==> flow/design.v <==
module debounce (
  clk,
  reset_n,
  data_in,
  data_out
);
  parameter WIDTH = 32;            
  parameter POLARITY = "HIGH";     
  parameter TIMEOUT = 50000;       
  parameter TIMEOUT_WIDTH = 16;    
  input wire clk;
  input wire reset_n;
  input wire [WIDTH-1:0] data_in;
  output wire [WIDTH-1:0] data_out;
  reg [TIMEOUT_WIDTH-1:0] counter [0:WIDTH-1];
  wire counter_reset [0:WIDTH-1];
  wire counter_enable [0:WIDTH-1];
  genvar i;
  generate for (i = 0; i < WIDTH; i = i+1)
  begin:  debounce_counter_loop
    always @ (posedge clk or negedge reset_n)
    begin
      if (reset_n == 0)
      begin
        counter[i] <= 0;
      end
      else
      begin
        if (counter_reset[i] == 1)   
        begin
          counter[i] <= 0;
        end
        else if (counter_enable[i] == 1)
        begin
          counter[i] <= counter[i] + 1'b1;
        end
      end
    end
    if (POLARITY == "HIGH")
    begin
      assign counter_reset[i] = (data_in[i] == 0);
      assign counter_enable[i] = (data_in[i] == 1) & (counter[i] < TIMEOUT);
      assign data_out[i] = (counter[i] == TIMEOUT) ? 1'b1 : 1'b0;
    end
    else
    begin
      assign counter_reset[i] = (data_in[i] == 1);
      assign counter_enable[i] = (data_in[i] == 0) & (counter[i] < TIMEOUT);
      assign data_out[i] = (counter[i] == TIMEOUT) ? 1'b0 : 1'b1;    
    end
  end  
  endgenerate
endmodule
# From RTL to reports: debounce
# The steps from the RTL of debounce to its reports follow in flow order.
# Lines are those of the file above, counted from 1.
# Library cell names are shortened.
# Not given: -
# design
top_module	debounce
clk_port	clk
lib	sky130hd
pvt_corner	tt_025C_1v80

# Word-level counts
# Source: Yosys, flattened and elaborated. Widths are those after wreduce. Registers that Yosys merges into a memory's read port (data or address) are not register bits. Print and check cells do not count. Equal cells are merged and count once.
# classes
addsub	32
n_cmp	32
n_eq	64
mux	96
logic	32
# op_table
op	n
16-bit 2-to-1 mux	64
16-bit by 1-bit adder with 16-bit output with constant B	32
16-bit less-than comparator with constant B	32
16-bit == test with constant B	32
2-bit by 1-bit != test with 1-bit output with constant B	32
1-bit AND	32
1-bit 2-to-1 mux	32
# word_totals
ff_bits	512
input_bits	34
out_inout_bits	32
elab_cells	288

# Logic depth
# Longest topological path by Yosys (ltp), each cell counted once; first at word level (registers and memories cut), then after technology mapping (sequential cells cut; the memories' decode and read muxes count).
# logic_depth
ltp_word	4
ABC_AREA	0
depth_mapped	7

# After synthesis
# The flow's flattened synthesis, as Yosys stat reports it; memories are mapped. The netlist is that of the ABC_AREA named above (0 if unset); the other value can give another one.
# Totals and module areas in this step are rounded.
# by_type
cell_type	n
dfrtp_1	512
and2_1	337
xor2_1	207
xnor2_1	132
nand3_1	211
nand2_1	270
ha_1	64
nor3_1	150
nand4_1	96
nor4_1	91
a21boi_0	75
mux2i_1	55
inv_1	127
o21ai_0	85
a21oi_1	77
and3_1	60
and4_1	40
nand2b_1	51
# Other cell types: 40; their cells: 457.
# mapped
cell_count	3097
area_um2	29000
ffs	512
buf_cells	80

# Path before layout
# Path of least setup slack by OpenSTA after synthesis, without wires, with an ideal clock, recovery checks aside; 20% of the period is set as input and as output delay. Where synthesis merged equal registers, the netlist keeps one of their names.
# synth_timing
kind	register -> output
startpoint	reg counter[29][12]
endpoint	out data_out[29]
tclk_ps	5000
t_first_pin_ps	0
t_arrival_ps	1792
path_slack_ps	2208
delay_ps	1792
driving_pins	4
path_buffers	0
synth_period_reached_ps	2792
# "delay_ps" is the arrival time less input delay plus setup time.
# A path that ends at an output port has no setup time.
# "driving_pins" counts driving pins, that of a launching flip-flop among them; a cell with two outputs on the path counts twice.
# "synth_period_reached_ps" is the clock period less the worst setup slack; recovery checks do not enter. This is arithmetic on one report: input and output delays are still those of the set period (20% each).
# The rows between start and end are the longest chain of elaborated cells between them; the timing report does not say that the signal goes this way. Where chains are equally long, one stands for them.
# A line is the first line of the expression or statement that the cell stems from. Yosys adds cells for indexed reads and writes and turns some case tables into memories.
# A register here has more assigning lines than the two given.
# synth_via
path_cell_list	dfrtp_1 > or4_1 > or4b_2 > nor3_1
elab_chain_cells	2
# synth_lines
element	line_no	source
start, declared	15	reg [TIMEOUT_WIDTH-1:0] counter [0:WIDTH-1];
start, assigned	25	counter[i] <= 0;
start, assigned	35	counter[i] <= counter[i] + 1'b1;
16-bit == test	43	assign data_out[i] = (counter[i] == TIMEOUT) ? 1'b1 : 1'b0;
1-bit 2-to-1 mux	43
end, declared	14	output wire [WIDTH-1:0] data_out;

# Path in the finished layout
# From the final timing report of record 1: the path of least setup slack in the routed layout; clock arrival at registers is part of the times.
# The path's times are printed in steps of 10 ps; the period is the one set.
# layout_timing
kind	register -> output
startpoint	reg counter[29][12]
endpoint	out data_out[29]
tclk_ps	4730
t_first_pin_ps	580
t_arrival_ps	2960
path_slack_ps	830
driving_pins	5
path_buffers	1
# The rows between start and end are the longest chain of elaborated cells between them; the timing report does not say that the signal goes this way. Where chains are equally long, one stands for them.
# A register here has more assigning lines than the two given.
# layout_via
path_cell_list	dfrtp_1 > or4_1 > or4b_2 > nor3_1 > clkdlybuf4s50_1
elab_chain_cells	2
# layout_lines
element	line_no	source
start, declared	15	reg [TIMEOUT_WIDTH-1:0] counter [0:WIDTH-1];
start, assigned	25	counter[i] <= 0;
start, assigned	35	counter[i] <= counter[i] + 1'b1;
16-bit == test	43	assign data_out[i] = (counter[i] == TIMEOUT) ? 1'b1 : 1'b0;
1-bit 2-to-1 mux	43
end, declared	14	output wire [WIDTH-1:0] data_out;

# Measured data: module debounce, platform sky130hd, 3 stored runs of the flow under differing settings, order arbitrary. Input and output delays are each 20% of the period that was set; the output load is 0.01 pF.
# "achieved_period_ps" means the clock period less the worst setup slack. The figure is calculated, with input and output delays left at 20% of the set period.
# "timing.worst_path_ps" = time allowed to the worst setup path (clock period - input delay - output delay, where it has them) - its slack; a late launch clock adds to it, a late capture clock takes from it.
# "total_power_uw" rests on the timing tool's default activity at the inputs, not on a simulated workload.
# "timing.worst_path_ps" is known to 10 ps.
# The results are shown rounded.
# Settings: -- = not set for that run.
stored run	ABC_AREA	CELL_PAD_IN_SITES_DETAIL_PLACEMENT	CORE_ASPECT_RATIO	CORE_MARGIN	CORE_UTILIZATION	CTS_CLUSTER_DIAMETER	CTS_CLUSTER_SIZE	GPL_ROUTABILITY_DRIVEN	MAX_ROUTING_LAYER	SETUP_SLACK_MARGIN	SLEW_MARGIN	TNS_END_PERCENT	period_ns	CAP_MARGIN	GPL_TIMING_DRIVEN	MIN_ROUTING_LAYER	PLACE_DENSITY_LB_ADDON	timing.worst_path_ps	timing.worst_path_kind	setup_worst_slack_ps	yosys_chip_area_um2	post_route_stdcell_area_um2	achieved_period_ps	total_power_uw	total_negative_slack_ps	final_die_area_um2	finalUtil_pct
record 1	0	0	0.92	7	49	192	96	0	met4	-0.08	25	65	4.73	20	--	--	--	2960	register -> output	826	29000	30900	3904	6790	0	66200	52.7
record 2	0	0	0.92	9	59	192	49	0	--	0.26	5	65	5.22	20	--	--	--	2930	register -> output	1250	29000	30600	3971	6170	0	57400	63.5
record 3	--	--	--	2	18	47	83	--	--	--	20	--	3.22	5	0	met1	0.04	2490	register -> output	83	29000	37600	3137	21300	0	164000	23.4
